==> flow/design.v <==
module ahb (
            hclk
           ,hresetn
           ,htrans
           ,haddr
           ,hwdata
           ,hready_in
           ,hsel
           ,hwrite
           ,hsize
           ,hresp
           ,hready_out
           ,hrdata
           ,frame_num    
           ,sample_in_frame
           ,com_2_ovl
           ,max_point_fft_core
           ,alpha
           ,quarter
           ,fft_num
           ,fft_stage_number
           ,mel_num
           ,cep_num
           ,trigger
           );
input hclk;                       
input hresetn;                    
input [1:0]htrans;
input [11:0]haddr;
input [31:0]hwdata;
input hready_in;
input hsel;
input hwrite;
input [2:0]hsize;
output [1:0]hresp;
output hready_out;
output [31:0]hrdata; 
output [31:0]frame_num;            
output [31:0]sample_in_frame;      
output [31:0]com_2_ovl;            
output [31:0]max_point_fft_core;   
output [31:0]alpha;                
output [31:0]quarter;              
output [31:0]fft_num;              
output [31:0]fft_stage_number;     
output [31:0]mel_num;              
output [31:0]cep_num;              
output trigger;                    
wire hclk;
wire hresetn;
wire [1:0]htrans;
wire [11:0]haddr;
wire [31:0]hwdata;
wire hready_in;
wire hsel;
wire hwrite;
wire [2:0]hsize;
wire [1:0]hresp;
wire hready_out;
reg [31:0]hrdata; 
reg [31:0]frame_num;
reg [31:0]sample_in_frame;
reg [31:0]com_2_ovl;
reg [31:0]max_point_fft_core;
reg [31:0]alpha;
reg [31:0]quarter;
reg [31:0]fft_num;
reg [31:0]fft_stage_number;
reg [31:0]mel_num;
reg [31:0]cep_num;
reg [31:0]trigger_reg;
wire trigger;
reg wr_frame_num_sel;          
reg wr_sample_in_frame_sel;
reg wr_com_2_ovl_sel;
reg wr_max_point_fft_core_sel;
reg wr_alpha_sel;
reg wr_quarter_sel;
reg wr_fft_num_sel;
reg wr_fft_stage_number_sel;
reg wr_mel_num_sel;
reg wr_cep_num_sel;
reg wr_trigger_sel;
wire rd_frame_num_sel;
wire rd_sample_in_frame_sel;
wire rd_com_2_ovl_sel;
wire rd_max_point_fft_core_sel;
wire rd_alpha_sel;
wire rd_quarter_sel;
wire rd_fft_num_sel;
wire rd_fft_stage_number_sel;
wire rd_mel_num_sel;
wire rd_cep_num_sel;
wire rd_trigger_sel;
wire [31:0]nxt_frame_num;
wire [31:0]nxt_sample_in_frame;
wire [31:0]nxt_com_2_ovl;
wire [31:0]nxt_max_point_fft_core;
wire [31:0]nxt_alpha;
wire [31:0]nxt_quarter;
wire [31:0]nxt_fft_num;
wire [31:0]nxt_fft_stage_number;
wire [31:0]nxt_mel_num;
wire [31:0]nxt_cep_num;
wire [31:0]nxt_trigger_reg;
reg [2:0]temp_hsize;
wire [10:0]rd_sel_reg;
reg [31:0]nxt_hrdata;
wire wr_en;
wire rd_en;
assign wr_en = htrans[1] & hready_in & hsel & hwrite;
assign rd_en = htrans[1] & hready_in & hsel & ~hwrite;
always @(posedge hclk or negedge hresetn) begin
  if (!hresetn) begin
    wr_frame_num_sel <= 1'b0; 
  end
  else begin
    if (wr_en && (haddr[11:0] == 12'h000)) begin      
      wr_frame_num_sel <= 1'b1;
    end
    else begin
      wr_frame_num_sel <= 1'b0;
    end        
  end        
end        
always @(posedge hclk or negedge hresetn) begin
  if (!hresetn) begin
    wr_sample_in_frame_sel <= 1'b0; 
  end
  else begin
    if (wr_en && (haddr[11:0] == 12'h001)) begin      
      wr_sample_in_frame_sel <= 1'b1;
    end
    else begin
      wr_sample_in_frame_sel <= 1'b0;
    end        
  end        
end        
always @(posedge hclk or negedge hresetn) begin
  if (!hresetn) begin
    wr_com_2_ovl_sel <= 1'b0; 
  end
  else begin
    if (wr_en && (haddr[11:0] == 12'h002)) begin      
      wr_com_2_ovl_sel <= 1'b1;
    end
    else begin
      wr_com_2_ovl_sel <= 1'b0;
    end        
  end        
end        
always @(posedge hclk or negedge hresetn) begin
  if (!hresetn) begin
    wr_max_point_fft_core_sel <= 1'b0; 
  end
  else begin
    if (wr_en && (haddr[11:0] == 12'h003)) begin      
      wr_max_point_fft_core_sel <= 1'b1;
    end
    else begin
      wr_max_point_fft_core_sel <= 1'b0;
    end        
  end        
end        
always @(posedge hclk or negedge hresetn) begin
  if (!hresetn) begin
    wr_alpha_sel <= 1'b0; 
  end
  else begin
    if (wr_en && (haddr[11:0] == 12'h004)) begin      
      wr_alpha_sel <= 1'b1;
    end
    else begin
      wr_alpha_sel <= 1'b0;
    end        
  end        
end        
always @(posedge hclk or negedge hresetn) begin
  if (!hresetn) begin
    wr_quarter_sel <= 1'b0; 
  end
  else begin
    if (wr_en && (haddr[11:0] == 12'h005)) begin      
      wr_quarter_sel <= 1'b1;
    end
    else begin
      wr_quarter_sel <= 1'b0;
    end        
  end        
end        
always @(posedge hclk or negedge hresetn) begin
  if (!hresetn) begin
    wr_fft_num_sel <= 1'b0; 
  end
  else begin
    if (wr_en && (haddr[11:0] == 12'h006)) begin      
      wr_fft_num_sel <= 1'b1;
    end
    else begin
      wr_fft_num_sel <= 1'b0;
    end        
  end        
end        
always @(posedge hclk or negedge hresetn) begin
  if (!hresetn) begin
    wr_fft_stage_number_sel <= 1'b0; 
  end
  else begin
    if (wr_en && (haddr[11:0] == 12'h007)) begin      
      wr_fft_stage_number_sel <= 1'b1;
    end
    else begin
      wr_fft_stage_number_sel <= 1'b0;
    end        
  end        
end        
always @(posedge hclk or negedge hresetn) begin
  if (!hresetn) begin
    wr_mel_num_sel <= 1'b0; 
  end
  else begin
    if (wr_en && (haddr[11:0] == 12'h008)) begin      
      wr_mel_num_sel <= 1'b1;
    end
    else begin
      wr_mel_num_sel <= 1'b0;
    end        
  end        
end        
always @(posedge hclk or negedge hresetn) begin
  if (!hresetn) begin
    wr_cep_num_sel <= 1'b0; 
  end
  else begin
    if (wr_en && (haddr[11:0] == 12'h009)) begin      
      wr_cep_num_sel <= 1'b1;
    end
    else begin
      wr_cep_num_sel <= 1'b0;
    end        
  end        
end        
always @(posedge hclk or negedge hresetn) begin
  if (!hresetn) begin
    wr_trigger_sel <= 1'b0; 
  end
  else begin
    if (wr_en && (haddr[11:0] == 12'h00a)) begin      
      wr_trigger_sel <= 1'b1;
    end
    else begin
      wr_trigger_sel <= 1'b0;
    end        
  end        
end        
assign rd_frame_num_sel =          (rd_en & (haddr[11:0] == 12'h000))? 1'b1:1'b0;
assign rd_sample_in_frame_sel =    (rd_en & (haddr[11:0] == 12'h001))? 1'b1:1'b0;
assign rd_com_2_ovl_sel =          (rd_en & (haddr[11:0] == 12'h002))? 1'b1:1'b0;
assign rd_max_point_fft_core_sel = (rd_en & (haddr[11:0] == 12'h003))? 1'b1:1'b0;
assign rd_alpha_sel =              (rd_en & (haddr[11:0] == 12'h004))? 1'b1:1'b0;
assign rd_quarter_sel =            (rd_en & (haddr[11:0] == 12'h005))? 1'b1:1'b0;
assign rd_fft_num_sel =            (rd_en & (haddr[11:0] == 12'h006))? 1'b1:1'b0;
assign rd_fft_stage_number_sel =   (rd_en & (haddr[11:0] == 12'h007))? 1'b1:1'b0;
assign rd_mel_num_sel =            (rd_en & (haddr[11:0] == 12'h008))? 1'b1:1'b0;
assign rd_cep_num_sel =            (rd_en & (haddr[11:0] == 12'h009))? 1'b1:1'b0;
assign rd_trigger_sel =            (rd_en & (haddr[11:0] == 12'h00a))? 1'b1:1'b0;
always @(posedge hclk or negedge hresetn) begin
  if (!hresetn) begin
    temp_hsize <= 3'b0; 
  end
  else begin
    temp_hsize <= hsize; 
  end
end        
assign nxt_frame_num =          (wr_frame_num_sel &          (temp_hsize == 2'h2))? hwdata[31:0]:frame_num;
assign nxt_sample_in_frame =    (wr_sample_in_frame_sel &    (temp_hsize == 2'h2))? hwdata[31:0]:sample_in_frame;
assign nxt_com_2_ovl =          (wr_com_2_ovl_sel &          (temp_hsize == 2'h2))? hwdata[31:0]:com_2_ovl;
assign nxt_max_point_fft_core = (wr_max_point_fft_core_sel & (temp_hsize == 2'h2))? hwdata[31:0]:max_point_fft_core;
assign nxt_alpha =              (wr_alpha_sel &              (temp_hsize == 2'h2))? hwdata[31:0]:alpha;
assign nxt_quarter =            (wr_quarter_sel &            (temp_hsize == 2'h2))? hwdata[31:0]:quarter;
assign nxt_fft_num =            (wr_fft_num_sel &            (temp_hsize == 2'h2))? hwdata[31:0]:fft_num;
assign nxt_fft_stage_number =   (wr_fft_stage_number_sel &   (temp_hsize == 2'h2))? hwdata[31:0]:fft_stage_number;
assign nxt_mel_num =            (wr_mel_num_sel &            (temp_hsize == 2'h2))? hwdata[31:0]:mel_num;
assign nxt_cep_num =            (wr_cep_num_sel &            (temp_hsize == 2'h2))? hwdata[31:0]:cep_num;
assign nxt_trigger_reg =        (wr_trigger_sel &            (temp_hsize == 2'h2))? {31'b0,hwdata[0]}:trigger_reg;
always @(posedge hclk or negedge hresetn) begin
  if (!hresetn) begin
    frame_num <= 32'b0; 
  end
  else begin
    frame_num <= nxt_frame_num;
  end        
end        
always @(posedge hclk or negedge hresetn) begin
  if (!hresetn) begin
    sample_in_frame <= 32'b0; 
  end
  else begin
    sample_in_frame <= nxt_sample_in_frame;
  end        
end        
always @(posedge hclk or negedge hresetn) begin
  if (!hresetn) begin
    com_2_ovl <= 32'b0; 
  end
  else begin
    com_2_ovl <= nxt_com_2_ovl;
  end        
end        
always @(posedge hclk or negedge hresetn) begin
  if (!hresetn) begin
    max_point_fft_core <= 32'b0; 
  end
  else begin
    max_point_fft_core <= nxt_max_point_fft_core;
  end        
end        
always @(posedge hclk or negedge hresetn) begin
  if (!hresetn) begin
    alpha <= 32'b0; 
  end
  else begin
    alpha <= nxt_alpha;
  end        
end        
always @(posedge hclk or negedge hresetn) begin
  if (!hresetn) begin
    quarter <= 32'b0; 
  end
  else begin
    quarter <= nxt_quarter;
  end        
end        
always @(posedge hclk or negedge hresetn) begin
  if (!hresetn) begin
    fft_num <= 32'b0; 
  end
  else begin
    fft_num <= nxt_fft_num;
  end        
end        
always @(posedge hclk or negedge hresetn) begin
  if (!hresetn) begin
    fft_stage_number <= 32'b0; 
  end
  else begin
    fft_stage_number <= nxt_fft_stage_number;
  end        
end        
always @(posedge hclk or negedge hresetn) begin
  if (!hresetn) begin
    mel_num <= 32'b0; 
  end
  else begin
    mel_num <= nxt_mel_num;
  end        
end        
always @(posedge hclk or negedge hresetn) begin
  if (!hresetn) begin
    cep_num <= 32'b0; 
  end
  else begin
    cep_num <= nxt_cep_num;
  end        
end        
always @(posedge hclk or negedge hresetn) begin
  if (!hresetn) begin
    trigger_reg <= 32'b0; 
  end
  else begin
    trigger_reg <= nxt_trigger_reg;
  end        
end        
assign trigger = trigger_reg[0];
assign rd_sel_reg = {rd_trigger_sel,rd_cep_num_sel,rd_mel_num_sel,rd_fft_stage_number_sel,rd_fft_num_sel,rd_quarter_sel,rd_alpha_sel,rd_max_point_fft_core_sel,rd_com_2_ovl_sel,rd_sample_in_frame_sel,rd_frame_num_sel}; 
always @(rd_sel_reg or nxt_frame_num or nxt_sample_in_frame or nxt_com_2_ovl or nxt_max_point_fft_core or nxt_alpha or nxt_quarter or nxt_fft_num or nxt_fft_stage_number or nxt_mel_num or nxt_cep_num or nxt_trigger_reg) begin
  case (rd_sel_reg)
    11'b000_0000_0001: nxt_hrdata = nxt_frame_num;
    11'b000_0000_0010: nxt_hrdata = nxt_sample_in_frame;
    11'b000_0000_0100: nxt_hrdata = nxt_com_2_ovl;
    11'b000_0000_1000: nxt_hrdata = nxt_max_point_fft_core;
    11'b000_0001_0000: nxt_hrdata = nxt_alpha;
    11'b000_0010_0000: nxt_hrdata = nxt_quarter;
    11'b000_0100_0000: nxt_hrdata = nxt_fft_num;
    11'b000_1000_0000: nxt_hrdata = nxt_fft_stage_number;
    11'b001_0000_0000: nxt_hrdata = nxt_mel_num;
    11'b010_0000_0000: nxt_hrdata = nxt_cep_num;
    11'b100_0000_0000: nxt_hrdata = {31'b0, nxt_trigger_reg[0]};
    default:           nxt_hrdata = 32'b0;
  endcase        
end        
always @(posedge hclk or negedge hresetn) begin
  if (!hresetn) begin
    hrdata <= 32'b0; 
  end
  else begin
    hrdata <= nxt_hrdata;
  end        
end        
assign hresp = 2'b0;
assign hready_out = 1'b1;
endmodule
==> Tool chain data of ahb <==
What the tools print for ahb, step after step.
Line numbers count from 1 in the design file above.
Library cell names are shortened.
{ "inputs": {"top_module": "ahb", "clk_port": "hclk", "lib": "sky130hd", "lib_corner": "tt_025C_1v80"} }

==> After elaboration <==
Source: Yosys, flattened and elaborated, memories not mapped. Widths are those after wreduce; folded enables and synchronous resets count as part of the registers. Registers that Yosys merges into a memory's read port (data or address) are not register bits. Print and check cells do not count. Equal cells are merged and count once.
{ "bits": {"regBits": 367, "in_bits": 54, "out_inout_bits": 356, "elab_cells": 119} }
{ "classes": {"equal": 22, "n_mux": 34, "n_logic": 27, "reduce_logical": 12} }
{ "ops": {"columns": ["cell", "count"], "rows": [
  ["32-bit parallel mux with 11-bit select", 1],
  ["32-bit two-way mux", 10],
  ["12-bit by 3-bit equality test with 1-bit output with constant B", 4],
  ["12-bit by 4-bit equality test with 1-bit output with constant B", 3],
  ["1-bit bitwise AND", 26],
  ["12-bit by 2-bit equality test with 1-bit output with constant B", 2],
  ["1-bit two-way mux", 23],
  ["12-bit by 1-bit equality test with 1-bit output with constant B", 1],
  ["12-bit logical NOT", 1],
  ["1-bit logical AND", 11],
  ["11-bit by 1-bit equality test with 1-bit output with constant B", 1],
  ["11-bit by 10-bit equality test with 1-bit output with constant B", 1],
  ["11-bit equality test with constant B", 1],
  ["11-bit by 2-bit equality test with 1-bit output with constant B", 1],
  ["11-bit by 3-bit equality test with 1-bit output with constant B", 1],
  ["11-bit by 4-bit equality test with 1-bit output with constant B", 1],
  ["11-bit by 5-bit equality test with 1-bit output with constant B", 1],
  ["11-bit by 6-bit equality test with 1-bit output with constant B", 1],
  ["11-bit by 7-bit equality test with 1-bit output with constant B", 1],
  ["11-bit by 8-bit equality test with 1-bit output with constant B", 1],
  ["11-bit by 9-bit equality test with 1-bit output with constant B", 1],
  ["3-bit by 2-bit equality test with 1-bit output with constant B", 1],
  ["1-bit NOT", 1]
]} }

==> Longest topological paths <==
Yosys ltp: most cells in a row. Word level: on the elaborated netlist, between registers, memories and ports. Mapped: between sequential cells and ports; inverters and the memories' decode and read muxes count.
{ "depth": {"depth_word": 7, "abc_area": 0, "ltp_mapped": 9, "ltp_nobuf": 5} }

==> After synthesis <==
Source: synth_stat.txt of the flow (Yosys; design flattened, memories mapped). It holds for the ABC_AREA given above (unset counts as 0); a run with the other value may have another netlist.
{ "by_type": {"columns": ["cell_type", "count", "type_area_um2"], "rows": [
  ["dfrtp_1", 367, 9.18E+03],
  ["mux2_2", 274, 3.09E+03],
  ["a22o_1", 83, 726.947],
  ["a2111o_1", 56, 630.605],
  ["and2_1", 51, 319.056],
  ["mux2i_1", 26, 260.25],
  ["mux2_4", 17, 255.245],
  ["buf_2", 32, 160.154],
  ["clkbuf_1", 41, 153.898],
  ["buf_6", 11, 123.869],
  ["and4_1", 12, 105.101],
  ["inv_1", 26, 97.594],
  ["and4bb_1", 7, 87.584],
  ["o22ai_1", 13, 81.328],
  ["and4bb_2", 4, 50.048],
  ["nand4_1", 8, 50.048],
  ["nor4bb_1", 5, 50.048],
  ["nor2_1", 13, 48.797]
]} }
Other cell types: 18; their cells: 54.
{ "synth_totals": {"cell_count": 1100, "yosys_area_um2": 15862.7, "sequential_area_um2": 9183.8, "ffs": 367, "buffers": 93} }

==> Timing after synthesis <==
Path of least setup slack by OpenSTA after synthesis, without wires, with an ideal clock, recovery checks aside; 20% of the period is set as input and as output delay. Where synthesis merged equal registers, the netlist keeps one of their names.
{ "synth_timing": {"path_type": "input port to flip-flop", "start": "input hsel", "end": "register hrdata[19]", "period_ns": 10.0, "in_delay_ns": 2.000, "setup_time_ns": 0.129, "t_first_pin_ns": 2.000, "arrival_ns": 3.799, "required_ns": 9.871, "slack_ns": 6.073, "delay_ns": 1.928, "driving_pins": 8, "n_path_buf": 3, "period_less_setup_slack_ns": 3.927} }
"delay_ns" = arrival - input delay + setup time.
"driving_pins" counts driving pins, that of a launching flip-flop among them; a cell with two outputs on the path counts twice.
"period_less_setup_slack_ns" is the clock period less the worst setup slack; recovery checks do not enter. This is arithmetic on one report: input and output delays are still those of the set period (20% each).
Between the ends stands the longest chain of elaborated cells between them, by number of cells; it is not shown to be the way that was timed. Of several equally long chains one is given.
A line is the first line of the expression or statement that the cell stems from. Yosys adds cells for indexed reads and writes and turns some case tables into memories.
{ "synth_between": {"cell_sequence": "and4b_1 clkbuf_1 and4_1 clkbuf_1 buf_2 a22o_1 a2111o_1 a2111o_1", "elab_chain_cells": 6, "cone_cells": 36, "cone_classes": "eq/ne (11); mux (12); logic (13)"} }
{ "synth_lines": {"columns": ["item", "line", "rtl"], "rows": [
  ["start: declaration", 32, "input hsel;"],
  ["1-bit bitwise AND (2 in a row)", 112, "assign rd_en = htrans[1] & hready_in & hsel & ~hwrite;"],
  ["1-bit bitwise AND", 256, "assign rd_frame_num_sel =          (rd_en & (haddr[11:0] == 12'h000))? 1'b1:1'b0;"],
  ["1-bit two-way mux", 256, null],
  ["11-bit equality test", 377, "case (rd_sel_reg)"],
  ["32-bit parallel mux with 11-bit select", 377, null],
  ["end: assignment", 394, "hrdata <= 32'b0;"],
  ["end: assignment", 397, "hrdata <= nxt_hrdata;"],
  ["end: declaration", 37, "output [31:0]hrdata;"]
]} }

==> Path in the finished layout <==
From the final timing report of run 1: the path of least setup slack in the routed layout; clock arrival at registers is part of the times.
{ "layout_timing": {"path_type": "input port to flip-flop", "start": "input haddr[1]", "end": "register hrdata[14]", "period_ns": 4.44, "in_delay_ns": 0.89, "setup_time_ns": 0.06, "t_first_pin_ns": 0.89, "arrival_ns": 3.76, "required_ns": 4.90, "slack_ns": 1.14, "driving_pins": 6, "n_path_buf": 1} }
Between the ends stands the longest chain of elaborated cells between them, by number of cells; it is not shown to be the way that was timed. Of several equally long chains one is given.
{ "layout_between": {"cell_sequence": "clkdlybuf4s50_1 nor4bb_1 and4_2 a22o_1 a2111o_1 a2111o_1", "elab_chain_cells": 5, "cone_cells": 45, "cone_classes": "eq/ne (21); mux (12); logic (11); reduce/logical (1)"} }
{ "layout_lines": {"columns": ["item", "line", "rtl"], "rows": [
  ["start: declaration", 29, "input [11:0]haddr;"],
  ["12-bit logical NOT", 256, "assign rd_frame_num_sel =          (rd_en & (haddr[11:0] == 12'h000))? 1'b1:1'b0;"],
  ["1-bit bitwise AND", 256, null],
  ["1-bit two-way mux", 256, null],
  ["11-bit equality test", 377, "case (rd_sel_reg)"],
  ["32-bit parallel mux with 11-bit select", 377, null],
  ["end: assignment", 394, "hrdata <= 32'b0;"],
  ["end: assignment", 397, "hrdata <= nxt_hrdata;"],
  ["end: declaration", 37, "output [31:0]hrdata;"]
]} }

==> results <==
Measured data: module ahb, platform sky130hd, 6 stored runs of the flow under differing settings, order arbitrary. Input and output delays are each 20% of the period that was set; the output load is 0.01 pF.
By "clock period reached" is meant the clock period of the run minus its worst setup slack. This is arithmetic on one report: input and output delays are still those of the set period (20% each).
By "worst path time" is meant the share of the clock period that the worst setup path is allowed (20% is reserved at inputs, 20% at outputs), minus its slack. Clock arrival times at its registers enter into it.
"power consumption" rests on the timing tool's default activity at the inputs, not on a simulated workload.

==> run 1: settings <==
{ "CORE_UTILIZATION": 58, "period_ns": 4.44, "CAP_MARGIN": 20, "CORE_MARGIN": 2, "SLEW_MARGIN": 20 }
==> run 1: results <==
worst path time: 2.41 ns
kind of the worst setup path: input port to flip-flop
power consumption: 6753 µW
total die area: 28687.9 um^2
post-route setup TNS: 0.000 ns
area of the synthesized netlist: 15862.7 um^2
worst setup slack after layout: 1.138 ns
standard-cell area after routing: 21406.8 um^2
clock period reached: 3.302 ns
post-layout utilization: 0.797

==> run 2: settings <==
{ "CAP_MARGIN": 30, "CELL_PAD_IN_SITES_GLOBAL_PLACEMENT": 0, "CORE_MARGIN": 4, "CORE_UTILIZATION": 42, "CTS_CLUSTER_SIZE": 43, "MAX_ROUTING_LAYER": "met4", "TNS_END_PERCENT": 100, "period_ns": 4.81, "SLEW_MARGIN": 20 }
==> run 2: results <==
worst path time: 2.41 ns
kind of the worst setup path: input port to flip-flop
power consumption: 6283 µW
total die area: 40941.5 um^2
post-route setup TNS: 0.000 ns
area of the synthesized netlist: 15862.7 um^2
worst setup slack after layout: 1.433 ns
standard-cell area after routing: 21699.6 um^2
clock period reached: 3.377 ns
post-layout utilization: 0.587

==> run 3: settings <==
{ "ABC_AREA": 1, "CELL_PAD_IN_SITES_DETAIL_PLACEMENT": 0, "CORE_ASPECT_RATIO": 1.56, "CORE_MARGIN": 2, "CORE_UTILIZATION": 27, "CTS_CLUSTER_SIZE": 68, "GPL_TIMING_DRIVEN": 0, "MAX_ROUTING_LAYER": "met4", "PLACE_DENSITY_LB_ADDON": 0.23, "SETUP_SLACK_MARGIN": -0.31, "TNS_END_PERCENT": 80, "period_ns": 3.94, "CAP_MARGIN": 20, "SLEW_MARGIN": 20 }
==> run 3: results <==
worst path time: 2.45 ns
kind of the worst setup path: input port to flip-flop
power consumption: 7847 µW
total die area: 62638.6 um^2
post-route setup TNS: 0.000 ns
area of the synthesized netlist: 16363.2 um^2
worst setup slack after layout: 0.704 ns
standard-cell area after routing: 22494.1 um^2
clock period reached: 3.236 ns
post-layout utilization: 0.376

==> run 4: settings <==
{ "CELL_PAD_IN_SITES_GLOBAL_PLACEMENT": 3, "CORE_ASPECT_RATIO": 1.69, "CORE_UTILIZATION": 71, "CTS_CLUSTER_SIZE": 51, "GPL_TIMING_DRIVEN": 0, "HOLD_SLACK_MARGIN": 0.25, "MIN_ROUTING_LAYER": "met2", "PLACE_DENSITY_LB_ADDON": 0.17, "SLEW_MARGIN": 20, "period_ns": 10.0, "CAP_MARGIN": 20, "CORE_MARGIN": 2 }
==> run 4: results <==
not finished: placement ended with error FLW-0024

==> run 5: settings <==
{ "CELL_PAD_IN_SITES_DETAIL_PLACEMENT": 0, "CELL_PAD_IN_SITES_GLOBAL_PLACEMENT": 3, "CORE_ASPECT_RATIO": 1.69, "CORE_UTILIZATION": 71, "CTS_CLUSTER_DIAMETER": 37, "CTS_CLUSTER_SIZE": 51, "GPL_TIMING_DRIVEN": 1, "HOLD_SLACK_MARGIN": 0.25, "MIN_ROUTING_LAYER": "met2", "PLACE_DENSITY_LB_ADDON": 0.17, "SLEW_MARGIN": 30, "period_ns": 3.26, "CAP_MARGIN": 20, "CORE_MARGIN": 2 }
==> run 5: results <==
not finished: placement ended with error FLW-0024

==> run 6: settings <==
{ "CELL_PAD_IN_SITES_GLOBAL_PLACEMENT": 3, "CORE_ASPECT_RATIO": 1.69, "CORE_UTILIZATION": 40, "GPL_TIMING_DRIVEN": 0, "MIN_ROUTING_LAYER": "met2", "PLACE_DENSITY_LB_ADDON": 0.2, "period_ns": 10.0, "CAP_MARGIN": 20, "CORE_MARGIN": 2, "SLEW_MARGIN": 20 }
==> run 6: results <==
worst path time: 3.60 ns
kind of the worst setup path: input port to flip-flop
power consumption: 2991 µW
total die area: 41320.8 um^2
post-route setup TNS: 0.000 ns
area of the synthesized netlist: 15862.7 um^2
worst setup slack after layout: 4.400 ns
standard-cell area after routing: 21879.7 um^2
clock period reached: 5.600 ns
post-layout utilization: 0.56
